==> flow/design.v <==
module part2 (
    clear,
    clock,
    digit,
    digit_valid,
    end_of_line,
    total,
    line_result
);
    input clear;
    input clock;
    input [3:0] digit;
    input digit_valid;
    input end_of_line;
    output [63:0] total;
    output [47:0] line_result;
    wire [63:0] _205;
    wire [47:0] _38;
    wire [43:0] _196;
    wire [47:0] _197;
    wire [47:0] _193;
    wire [47:0] _186;
    wire [47:0] _172;
    wire [47:0] _158;
    wire [47:0] _144;
    wire [47:0] _130;
    wire [47:0] _116;
    wire [47:0] _102;
    wire [47:0] _88;
    wire [47:0] _74;
    wire [47:0] _60;
    wire vdd;
    wire _3;
    wire _5;
    wire [47:0] _49;
    wire [3:0] _7;
    wire [47:0] _45;
    wire _46;
    wire _47;
    wire [47:0] _50;
    wire [47:0] _52;
    wire [47:0] _8;
    reg [47:0] _43;
    wire [47:0] _9;
    wire [95:0] _57;
    wire [47:0] _58;
    wire [47:0] _61;
    wire _62;
    wire _63;
    wire [47:0] _64;
    wire [47:0] _66;
    wire [47:0] _10;
    reg [47:0] _55;
    wire [47:0] _11;
    wire [95:0] _71;
    wire [47:0] _72;
    wire [47:0] _75;
    wire _76;
    wire _77;
    wire [47:0] _78;
    wire [47:0] _80;
    wire [47:0] _12;
    reg [47:0] _69;
    wire [47:0] _13;
    wire [95:0] _85;
    wire [47:0] _86;
    wire [47:0] _89;
    wire _90;
    wire _91;
    wire [47:0] _92;
    wire [47:0] _94;
    wire [47:0] _14;
    reg [47:0] _83;
    wire [47:0] _15;
    wire [95:0] _99;
    wire [47:0] _100;
    wire [47:0] _103;
    wire _104;
    wire _105;
    wire [47:0] _106;
    wire [47:0] _108;
    wire [47:0] _16;
    reg [47:0] _97;
    wire [47:0] _17;
    wire [95:0] _113;
    wire [47:0] _114;
    wire [47:0] _117;
    wire _118;
    wire _119;
    wire [47:0] _120;
    wire [47:0] _122;
    wire [47:0] _18;
    reg [47:0] _111;
    wire [47:0] _19;
    wire [95:0] _127;
    wire [47:0] _128;
    wire [47:0] _131;
    wire _132;
    wire _133;
    wire [47:0] _134;
    wire [47:0] _136;
    wire [47:0] _20;
    reg [47:0] _125;
    wire [47:0] _21;
    wire [95:0] _141;
    wire [47:0] _142;
    wire [47:0] _145;
    wire _146;
    wire _147;
    wire [47:0] _148;
    wire [47:0] _150;
    wire [47:0] _22;
    reg [47:0] _139;
    wire [47:0] _23;
    wire [95:0] _155;
    wire [47:0] _156;
    wire [47:0] _159;
    wire _160;
    wire _161;
    wire [47:0] _162;
    wire [47:0] _164;
    wire [47:0] _24;
    reg [47:0] _153;
    wire [47:0] _25;
    wire [95:0] _169;
    wire [47:0] _170;
    wire [47:0] _173;
    wire _174;
    wire _175;
    wire [47:0] _176;
    wire [47:0] _178;
    wire [47:0] _26;
    reg [47:0] _167;
    wire [47:0] _27;
    wire [95:0] _183;
    wire [47:0] _184;
    wire [47:0] _187;
    wire _188;
    wire _189;
    wire [47:0] _190;
    wire [47:0] _192;
    wire [47:0] _28;
    reg [47:0] _181;
    wire [47:0] _29;
    wire [95:0] _194;
    wire [47:0] _195;
    wire [47:0] _198;
    wire _199;
    wire _31;
    wire _200;
    wire [47:0] _201;
    wire _33;
    wire [47:0] _203;
    wire [47:0] _34;
    reg [47:0] _40;
    wire [15:0] _207;
    wire [63:0] _208;
    wire [63:0] _209;
    wire [63:0] _35;
    reg [63:0] _206;
    assign _205 = 64'b0000000000000000000000000000000000000000000000000000000000000000;
    assign _38 = 48'b000000000000000000000000000000000000000000000000;
    assign _196 = 44'b00000000000000000000000000000000000000000000;
    assign _197 = { _196,
                    _7 };
    assign _193 = 48'b000000000000000000000000000000000000000000001010;
    assign _186 = { _196,
                    _7 };
    assign _172 = { _196,
                    _7 };
    assign _158 = { _196,
                    _7 };
    assign _144 = { _196,
                    _7 };
    assign _130 = { _196,
                    _7 };
    assign _116 = { _196,
                    _7 };
    assign _102 = { _196,
                    _7 };
    assign _88 = { _196,
                   _7 };
    assign _74 = { _196,
                   _7 };
    assign _60 = { _196,
                   _7 };
    assign vdd = 1'b1;
    assign _3 = clear;
    assign _5 = clock;
    assign _49 = { _196,
                   _7 };
    assign _7 = digit;
    assign _45 = { _196,
                   _7 };
    assign _46 = _43 < _45;
    assign _47 = _31 & _46;
    assign _50 = _47 ? _49 : _43;
    assign _52 = _33 ? _38 : _50;
    assign _8 = _52;
    always @(posedge _5) begin
        if (_3)
            _43 <= _38;
        else
            _43 <= _8;
    end
    assign _9 = _43;
    assign _57 = _9 * _193;
    assign _58 = _57[47:0];
    assign _61 = _58 + _60;
    assign _62 = _55 < _61;
    assign _63 = _31 & _62;
    assign _64 = _63 ? _61 : _55;
    assign _66 = _33 ? _38 : _64;
    assign _10 = _66;
    always @(posedge _5) begin
        if (_3)
            _55 <= _38;
        else
            _55 <= _10;
    end
    assign _11 = _55;
    assign _71 = _11 * _193;
    assign _72 = _71[47:0];
    assign _75 = _72 + _74;
    assign _76 = _69 < _75;
    assign _77 = _31 & _76;
    assign _78 = _77 ? _75 : _69;
    assign _80 = _33 ? _38 : _78;
    assign _12 = _80;
    always @(posedge _5) begin
        if (_3)
            _69 <= _38;
        else
            _69 <= _12;
    end
    assign _13 = _69;
    assign _85 = _13 * _193;
    assign _86 = _85[47:0];
    assign _89 = _86 + _88;
    assign _90 = _83 < _89;
    assign _91 = _31 & _90;
    assign _92 = _91 ? _89 : _83;
    assign _94 = _33 ? _38 : _92;
    assign _14 = _94;
    always @(posedge _5) begin
        if (_3)
            _83 <= _38;
        else
            _83 <= _14;
    end
    assign _15 = _83;
    assign _99 = _15 * _193;
    assign _100 = _99[47:0];
    assign _103 = _100 + _102;
    assign _104 = _97 < _103;
    assign _105 = _31 & _104;
    assign _106 = _105 ? _103 : _97;
    assign _108 = _33 ? _38 : _106;
    assign _16 = _108;
    always @(posedge _5) begin
        if (_3)
            _97 <= _38;
        else
            _97 <= _16;
    end
    assign _17 = _97;
    assign _113 = _17 * _193;
    assign _114 = _113[47:0];
    assign _117 = _114 + _116;
    assign _118 = _111 < _117;
    assign _119 = _31 & _118;
    assign _120 = _119 ? _117 : _111;
    assign _122 = _33 ? _38 : _120;
    assign _18 = _122;
    always @(posedge _5) begin
        if (_3)
            _111 <= _38;
        else
            _111 <= _18;
    end
    assign _19 = _111;
    assign _127 = _19 * _193;
    assign _128 = _127[47:0];
    assign _131 = _128 + _130;
    assign _132 = _125 < _131;
    assign _133 = _31 & _132;
    assign _134 = _133 ? _131 : _125;
    assign _136 = _33 ? _38 : _134;
    assign _20 = _136;
    always @(posedge _5) begin
        if (_3)
            _125 <= _38;
        else
            _125 <= _20;
    end
    assign _21 = _125;
    assign _141 = _21 * _193;
    assign _142 = _141[47:0];
    assign _145 = _142 + _144;
    assign _146 = _139 < _145;
    assign _147 = _31 & _146;
    assign _148 = _147 ? _145 : _139;
    assign _150 = _33 ? _38 : _148;
    assign _22 = _150;
    always @(posedge _5) begin
        if (_3)
            _139 <= _38;
        else
            _139 <= _22;
    end
    assign _23 = _139;
    assign _155 = _23 * _193;
    assign _156 = _155[47:0];
    assign _159 = _156 + _158;
    assign _160 = _153 < _159;
    assign _161 = _31 & _160;
    assign _162 = _161 ? _159 : _153;
    assign _164 = _33 ? _38 : _162;
    assign _24 = _164;
    always @(posedge _5) begin
        if (_3)
            _153 <= _38;
        else
            _153 <= _24;
    end
    assign _25 = _153;
    assign _169 = _25 * _193;
    assign _170 = _169[47:0];
    assign _173 = _170 + _172;
    assign _174 = _167 < _173;
    assign _175 = _31 & _174;
    assign _176 = _175 ? _173 : _167;
    assign _178 = _33 ? _38 : _176;
    assign _26 = _178;
    always @(posedge _5) begin
        if (_3)
            _167 <= _38;
        else
            _167 <= _26;
    end
    assign _27 = _167;
    assign _183 = _27 * _193;
    assign _184 = _183[47:0];
    assign _187 = _184 + _186;
    assign _188 = _181 < _187;
    assign _189 = _31 & _188;
    assign _190 = _189 ? _187 : _181;
    assign _192 = _33 ? _38 : _190;
    assign _28 = _192;
    always @(posedge _5) begin
        if (_3)
            _181 <= _38;
        else
            _181 <= _28;
    end
    assign _29 = _181;
    assign _194 = _29 * _193;
    assign _195 = _194[47:0];
    assign _198 = _195 + _197;
    assign _199 = _40 < _198;
    assign _31 = digit_valid;
    assign _200 = _31 & _199;
    assign _201 = _200 ? _198 : _40;
    assign _33 = end_of_line;
    assign _203 = _33 ? _38 : _201;
    assign _34 = _203;
    always @(posedge _5) begin
        if (_3)
            _40 <= _38;
        else
            _40 <= _34;
    end
    assign _207 = 16'b0000000000000000;
    assign _208 = { _207,
                    _40 };
    assign _209 = _206 + _208;
    assign _35 = _209;
    always @(posedge _5) begin
        if (_3)
            _206 <= _205;
        else
            if (_33)
                _206 <= _35;
    end
    assign total = _206;
    assign line_result = _40;
endmodule
Memo
Re: synthesis data of part2

=== From RTL to reports: part2 ===
Tool output for the design above before and after an edit, in the order of the flow.
"unedited" refers to lines of the RTL above, "edited" to lines of the edited file.
"difference" is "edited" less "unedited", of the values as shown; "relative change" is that difference over "unedited", in percent.
Operators carry their Yosys type and port widths (W data, S select, Z words).
Library cell names are shortened.
The mark -- stands for no value.

* Top module: part2
* Clock input: clock
* Library: sky130hd
* Timing corner: tt_025C_1v80

=== The edit ===
Unified diff, file above to edited file.
A script made this edit; it was not meant as an optimisation.

<pre>
@@ -99,5 +99,5 @@
     wire _133;
     wire [47:0] _134;
-    wire [47:0] _136;
+    wire [46:0] _136;
     wire [47:0] _20;
     reg [47:0] _125;
</pre>

=== Word-level counts ===
Yosys after proc, flatten, opt, wreduce and memory -nomap, before mapping. Enables and synchronous resets that opt folds into registers are not counted as muxes. Memory bits, and registers merged into a memory's read port (data or address), are not among the register bits. Print and check cells are not counted. Equal cells are merged and count once.

{| class="wikitable"
|+ Bit counts
! element !! unedited !! edited !! difference !! relative change (%)
|-
| bits in registers || 596 || 595 || -1 || -0.17
|-
| bits of input ports || 8 || 8 || 0 || 0.00
|-
| output and inout bits || 112 || 112 || 0 || 0.00
|-
| elaborated cells || 61 || 62 || +1 || +1.64
|}

{| class="wikitable"
|+ Operators by class
! element !! unedited !! edited !! difference !! relative change (%)
|-
| add/subtract/negate cells || 12 || 12 || 0 || 0.00
|-
| $mul || 11 || 11 || 0 || 0.00
|-
| magnitude comparators || 12 || 12 || 0 || 0.00
|-
| muxes and demuxes || 0 || 1 || +1 || --
|-
| bitwise gates (word level) || 12 || 12 || 0 || 0.00
|-
| reductions and logical operators || 1 || 1 || 0 || 0.00
|}

{| class="wikitable"
|+ Operator list
! operator !! unedited !! edited !! difference !! relative change (%)
|-
| $lt A48 B48 Y1 || 10 || 9 || -1 || -10.00
|-
| $mul A48 B3 Y47 const B || 10 || 9 || -1 || -10.00
|-
| $lt A47 B48 Y1 || 0 || 1 || +1 || --
|-
| $mul A47 B3 Y47 const B || 0 || 1 || +1 || --
|-
| $mux W47 || 0 || 1 || +1 || --
|-
| $and A1 B1 Y1 || 12 || 12 || 0 || 0.00
|-
| $add A48 B4 Y48 || 10 || 10 || 0 || 0.00
|-
| $add A64 B48 Y64 || 1 || 1 || 0 || 0.00
|-
| $add A8 B4 Y9 || 1 || 1 || 0 || 0.00
|-
| $lt A4 B4 Y1 || 1 || 1 || 0 || 0.00
|-
| $lt A48 B9 Y1 || 1 || 1 || 0 || 0.00
|-
| $mul A4 B3 Y7 const B || 1 || 1 || 0 || 0.00
|-
| $reduce_or A2 Y1 || 1 || 1 || 0 || 0.00
|}

=== Depth ===
Yosys ltp: most cells in a row. Word level: on the elaborated netlist, between registers, memories and ports. Mapped: between sequential cells and ports; inverters and the memories' decode and read muxes count.

{| class="wikitable"
|+ Logic depth
! element !! unedited !! edited !! difference !! relative change (%)
|-
| depth after elaboration || 4 || 5 || +1 || +25.00
|-
| ABC_AREA || 0 || 0 || -- || --
|-
| depth in mapped cells || 29 || 28 || -1 || -3.45
|-
| gate-level depth less buffers || 26 || 26 || 0 || 0.00
|}

=== Synthesis result ===
Source: synth_stat.txt of the flow (Yosys; design flattened, memories mapped). It holds for the ABC_AREA given above (unset counts as 0); a run with the other value may have another netlist.

{| class="wikitable"
|+ Synthesis totals
! element !! unedited !! edited !! difference !! relative change (%)
|-
| cells in the netlist || 6,594 || 6,633 || +39 || +0.59
|-
| chip area (Yosys) (um^2) || 52,425.3 || 52,821.9 || +396.6 || +0.76
|-
| sequential part of the area (um^2) || 8,488.1 || 8,488.1 || 0.0 || 0.00
|-
| flip-flop cells || 424 || 424 || 0 || 0.00
|-
| buffer cells || 258 || 262 || +4 || +1.55
|}

{| class="wikitable"
|+ Cell types
! cell type !! unedited !! edited !! difference !! relative change (%)
|-
| xor2_1 || 237 || 199 || -38 || -16.03
|-
| nor3_1 || 157 || 125 || -32 || -20.38
|-
| nor2_1 || 604 || 633 || +29 || +4.80
|-
| nand2_1 || 448 || 421 || -27 || -6.03
|-
| and2_1 || 68 || 95 || +27 || +39.71
|-
| xnor2_1 || 305 || 328 || +23 || +7.54
|-
| or3_1 || 61 || 38 || -23 || -37.70
|-
| nand3_1 || 179 || 159 || -20 || -11.17
|-
| and4_1 || 18 || 35 || +17 || +94.44
|-
| a311oi_1 || 6 || 20 || +14 || +233.33
|-
| a211oi_1 || 256 || 268 || +12 || +4.69
|-
| o21a_1 || 72 || 84 || +12 || +16.67
|-
| mux2_2 || 5 || 17 || +12 || +240.00
|-
| nand2b_1 || 82 || 71 || -11 || -13.41
|-
| a21oi_1 || 515 || 525 || +10 || +1.94
|-
| a21o_1 || 260 || 251 || -9 || -3.46
|-
| inv_1 || 193 || 202 || +9 || +4.66
|-
| nor4_1 || 53 || 44 || -9 || -16.98
|}

The list need not be complete.

=== Path before layout ===
Path of least setup slack by OpenSTA after synthesis, without wires, with an ideal clock, recovery checks aside; 20% of the period is set as input and as output delay. Where synthesis merged equal registers, the netlist keeps one of their names.

{| class="wikitable"
|+ Timing path after synthesis
! element !! unedited !! edited !! difference !! relative change (%)
|-
| path kind || register to register || register to register || -- || --
|-
| start point || register _181[1] || register _125[1] || -- || --
|-
| end point || register _40[30] || register _139[16] || -- || --
|-
| clock period (ns) || 6.5 || 6.5 || 0.0 || 0.00
|-
| time at the first pin (ns) || 0.000 || 0.000 || 0.000 || --
|-
| arrival time (ns) || 6.718 || 6.482 || -0.236 || -3.51
|-
| path slack (ns) || -0.303 || -0.116 || +0.187 || --
|-
| delay of the path (ns) || 6.804 || 6.616 || -0.188 || -2.76
|-
| stages on the path || 29 || 28 || -1 || -3.45
|-
| period reached after synthesis (ns) || 6.803 || 6.616 || -0.187 || -2.75
|}

"delay of the path" is the arrival time less input delay plus setup time.
"stages on the path" counts driving pins, that of a launching flip-flop among them; a cell with two outputs on the path counts twice.
"period reached after synthesis" = period - worst setup slack (recovery checks aside). The figure is calculated, with input and output delays left at 20% of the set period.
The rows between start and end are the longest chain of elaborated cells between them; the timing report does not say that the signal goes this way. Where chains are equally long, one stands for them.
A line is the first line of the expression or statement that the cell stems from. Yosys adds cells for indexed reads and writes and turns some case tables into memories.

Between the ends, after synthesis, unedited:
* Cell sequence: dfxtp_1 > ha_1 > ha_1 > inv_1 > fa_1 > xnor2_1 > nand3b_1 > nor3_1 > o2111ai_1 > nor4_1 > and4b_1 > nor3b_1 > or4b_1 > buf_2 > nor3_1 > xor2_1 > ha_1 > a21o_1 > a21o_1 > a21o_1 > a21o_1 > a21o_1 > a21o_1 > a221o_1 > a31oi_1 > clkbuf_1 > clkbuf_1 > nor2_1 > a211oi_1
* Cells in the longest elaborated chain: 4
* Elaborated cells on any way between the ends: 4
* Source lines of those cells: 4
* Those cells by class: add/sub: 1; mul: 1; compare: 1; logic: 1

{| class="wikitable"
|+ Ends and longest elaborated chain, after synthesis, unedited
! element !! RTL line !! text
|-
| start, declared || 143 || <nowiki>reg [47:0] _181;</nowiki>
|-
| start, assigned || 352 || <nowiki>_181 <= _38;</nowiki>
|-
| start, assigned || 354 || <nowiki>_181 <= _28;</nowiki>
|-
| $mul A48 B3 Y47 || 357 || <nowiki>assign _194 = _29 * _193;</nowiki>
|-
| $add A48 B4 Y48 || 359 || <nowiki>assign _198 = _195 + _197;</nowiki>
|-
| $lt A48 B48 Y1 || 360 || <nowiki>assign _199 = _40 < _198;</nowiki>
|-
| $and A1 B1 Y1 || 362 || <nowiki>assign _200 = _31 & _199;</nowiki>
|-
| end, assigned || 369 || <nowiki>_40 <= _38;</nowiki>
|-
| end, assigned || 371 || <nowiki>_40 <= _34;</nowiki>
|-
| end, declared || 155 || <nowiki>reg [47:0] _40;</nowiki>
|}

Between the ends, after synthesis, edited:
* Cell sequence: dfxtp_1 > ha_1 > ha_1 > fa_1 > a211o_1 > a2111oi_0 > o31a_1 > nand4b_1 > nand3_1 > nor4b_1 > and3_1 > nor4b_4 > nand3b_1 > xor2_1 > ha_1 > a21o_1 > a21o_1 > a21o_1 > a21oi_1 > nor2b_1 > o21ai_0 > nand4b_1 > a211oi_1 > o31a_1 > clkbuf_1 > clkbuf_1 > clkbuf_1 > a211oi_1
* Cells in the longest elaborated chain: 4
* Elaborated cells on any way between the ends: 4
* Source lines of those cells: 4
* Those cells by class: add/sub: 1; mul: 1; compare: 1; logic: 1

{| class="wikitable"
|+ Ends and longest elaborated chain, after synthesis, edited
! element !! RTL line !! text
|-
| start, assigned || 292 || <nowiki>_125 <= _38;</nowiki>
|-
| start, assigned || 294 || <nowiki>_125 <= _20;</nowiki>
|-
| $mul A47 B3 Y47 || 297 || <nowiki>assign _141 = _21 * _193;</nowiki>
|-
| $add A48 B4 Y48 || 299 || <nowiki>assign _145 = _142 + _144;</nowiki>
|-
| $lt A48 B48 Y1 || 300 || <nowiki>assign _146 = _139 < _145;</nowiki>
|-
| $and A1 B1 Y1 || 301 || <nowiki>assign _147 = _31 & _146;</nowiki>
|-
| end, assigned || 307 || <nowiki>_139 <= _38;</nowiki>
|-
| end, assigned || 309 || <nowiki>_139 <= _22;</nowiki>
|-
| end, declared || 113 || <nowiki>reg [47:0] _139;</nowiki>
|}

=== Path in the finished layout ===
From the final timing report of each run of set A: the path of least setup slack in the routed layout; clock arrival at registers is part of the times.

{| class="wikitable"
|+ Timing path post-layout
! element !! unedited !! edited !! difference !! relative change (%)
|-
| path kind || register to register || register to register || -- || --
|-
| start point || register _181[2] || register _153[3] || -- || --
|-
| end point || register _40[15] || register _167[7] || -- || --
|-
| clock period (ns) || 6.39 || 6.39 || 0.00 || 0.00
|-
| time at the first pin (ns) || 0.65 || 0.69 || +0.04 || +6.15
|-
| arrival time (ns) || 6.82 || 6.81 || -0.01 || -0.15
|-
| path slack (ns) || 0.14 || 0.15 || +0.01 || --
|-
| stages on the path || 27 || 30 || +3 || +11.11
|}

The rows between start and end are the longest chain of elaborated cells between them; the timing report does not say that the signal goes this way. Where chains are equally long, one stands for them.

Between the ends, post-layout, unedited:
* Cell sequence: dfxtp_1 > ha_1 > ha_1 > a211oi_4 > o21ai_2 > a31oi_2 > or4_4 > a21oi_2 > mux2i_1 > nand4_1 > or4b_4 > buf_4 > buf_4 > nor3_2 > xor2_1 > ha_1 > a21o_1 > a21o_1 > a21o_1 > a21o_1 > a221o_1 > a31oi_4 > buf_12 > buf_8 > buf_6 > nor2_1 > a211oi_1
* Cells in the longest elaborated chain: 4
* Elaborated cells on any way between the ends: 4
* Source lines of those cells: 4
* Those cells by class: add/sub: 1; mul: 1; compare: 1; logic: 1

{| class="wikitable"
|+ Ends and longest elaborated chain, post-layout, unedited
! element !! RTL line !! text
|-
| start, declared || 143 || <nowiki>reg [47:0] _181;</nowiki>
|-
| start, assigned || 352 || <nowiki>_181 <= _38;</nowiki>
|-
| start, assigned || 354 || <nowiki>_181 <= _28;</nowiki>
|-
| $mul A48 B3 Y47 || 357 || <nowiki>assign _194 = _29 * _193;</nowiki>
|-
| $add A48 B4 Y48 || 359 || <nowiki>assign _198 = _195 + _197;</nowiki>
|-
| $lt A48 B48 Y1 || 360 || <nowiki>assign _199 = _40 < _198;</nowiki>
|-
| $and A1 B1 Y1 || 362 || <nowiki>assign _200 = _31 & _199;</nowiki>
|-
| end, assigned || 369 || <nowiki>_40 <= _38;</nowiki>
|-
| end, assigned || 371 || <nowiki>_40 <= _34;</nowiki>
|-
| end, declared || 155 || <nowiki>reg [47:0] _40;</nowiki>
|}

Between the ends, post-layout, edited:
* Cell sequence: dfxtp_4 > ha_4 > ha_4 > buf_4 > buf_4 > a211o_1 > a2111o_1 > o311ai_4 > nand4_1 > nand4b_1 > nor4_2 > buf_4 > nand4_1 > or3_4 > nor3_2 > buf_4 > xnor2_2 > ha_1 > a21o_1 > a21o_1 > a21o_1 > a21o_1 > a21o_1 > a21oi_2 > o221ai_2 > a31oi_4 > buf_12 > clkbuf_16 > nor2_1 > a211oi_1
* Cells in the longest elaborated chain: 4
* Elaborated cells on any way between the ends: 4
* Source lines of those cells: 4
* Those cells by class: add/sub: 1; mul: 1; compare: 1; logic: 1

{| class="wikitable"
|+ Ends and longest elaborated chain, post-layout, edited
! element !! RTL line !! text
|-
| start, declared || 123 || <nowiki>reg [47:0] _153;</nowiki>
|-
| start, assigned || 322 || <nowiki>_153 <= _38;</nowiki>
|-
| start, assigned || 324 || <nowiki>_153 <= _24;</nowiki>
|-
| $mul A48 B3 Y47 || 327 || <nowiki>assign _169 = _25 * _193;</nowiki>
|-
| $add A48 B4 Y48 || 329 || <nowiki>assign _173 = _170 + _172;</nowiki>
|-
| $lt A48 B48 Y1 || 330 || <nowiki>assign _174 = _167 < _173;</nowiki>
|-
| $and A1 B1 Y1 || 331 || <nowiki>assign _175 = _31 & _174;</nowiki>
|-
| end, assigned || 337 || <nowiki>_167 <= _38;</nowiki>
|-
| end, assigned || 339 || <nowiki>_167 <= _26;</nowiki>
|-
| end, declared || 133 || <nowiki>reg [47:0] _167;</nowiki>
|}

=== Measured runs ===
Runs of the flow (Yosys, OpenROAD) on both versions; the two runs of a pair have the same settings. The constraints put input and output delay at 20% of the set period each and load the outputs with 0.01 pF.

Flow settings, set A:
* CORE_UTILIZATION: 40
* period_ns: 6.39
* CAP_MARGIN: 20
* CORE_MARGIN: 2
* SLEW_MARGIN: 20

{| class="wikitable"
|+ Final reports, set A
! element !! unedited !! edited !! difference !! relative change (%)
|-
| chip area after synthesis (Yosys) (um^2) || 52,425.3 || 52,821.9 || +396.6 || +0.76
|-
| die size (um^2) || 133,974.0 || 134,979.0 || +1,005.0 || +0.75
|-
| final utilization || 0.476 || 0.479 || +0.003 || --
|-
| worst setup slack after layout (ns) || 0.137 || 0.152 || +0.015 || --
|-
| power (mW) || 16.769 || 19.471 || +2.702 || +16.11
|-
| period achieved (ns) || 6.253 || 6.238 || -0.015 || -0.24
|}

Flow settings, set B:
* CELL_PAD_IN_SITES_DETAIL_PLACEMENT: 0
* CORE_MARGIN: 8
* CORE_UTILIZATION: 66
* CTS_CLUSTER_DIAMETER: 61
* MAX_ROUTING_LAYER: met4
* MIN_ROUTING_LAYER: met1
* PLACE_DENSITY_LB_ADDON: 0.13
* period_ns: 6.65
* CAP_MARGIN: 20
* SLEW_MARGIN: 20

{| class="wikitable"
|+ Final reports, set B
! element !! unedited !! edited !! difference !! relative change (%)
|-
| chip area after synthesis (Yosys) (um^2) || 52,425.3 || 52,821.9 || +396.6 || +0.76
|-
| die size (um^2) || 88,705.7 || 89,341.2 || +635.5 || +0.72
|-
| final utilization || 0.744 || 0.749 || +0.005 || --
|-
| worst setup slack after layout (ns) || 0.205 || 0.072 || -0.133 || --
|-
| power (mW) || 15.479 || 17.830 || +2.351 || +15.19
|-
| period achieved (ns) || 6.445 || 6.578 || +0.133 || +2.06
|}

"period achieved": clock period set for the run, less the worst setup slack. It is reckoned from that one timing run; input and output delays stay at 20% of the period that was set.
"power" is the tool's figure for a default switching activity; nothing was simulated.
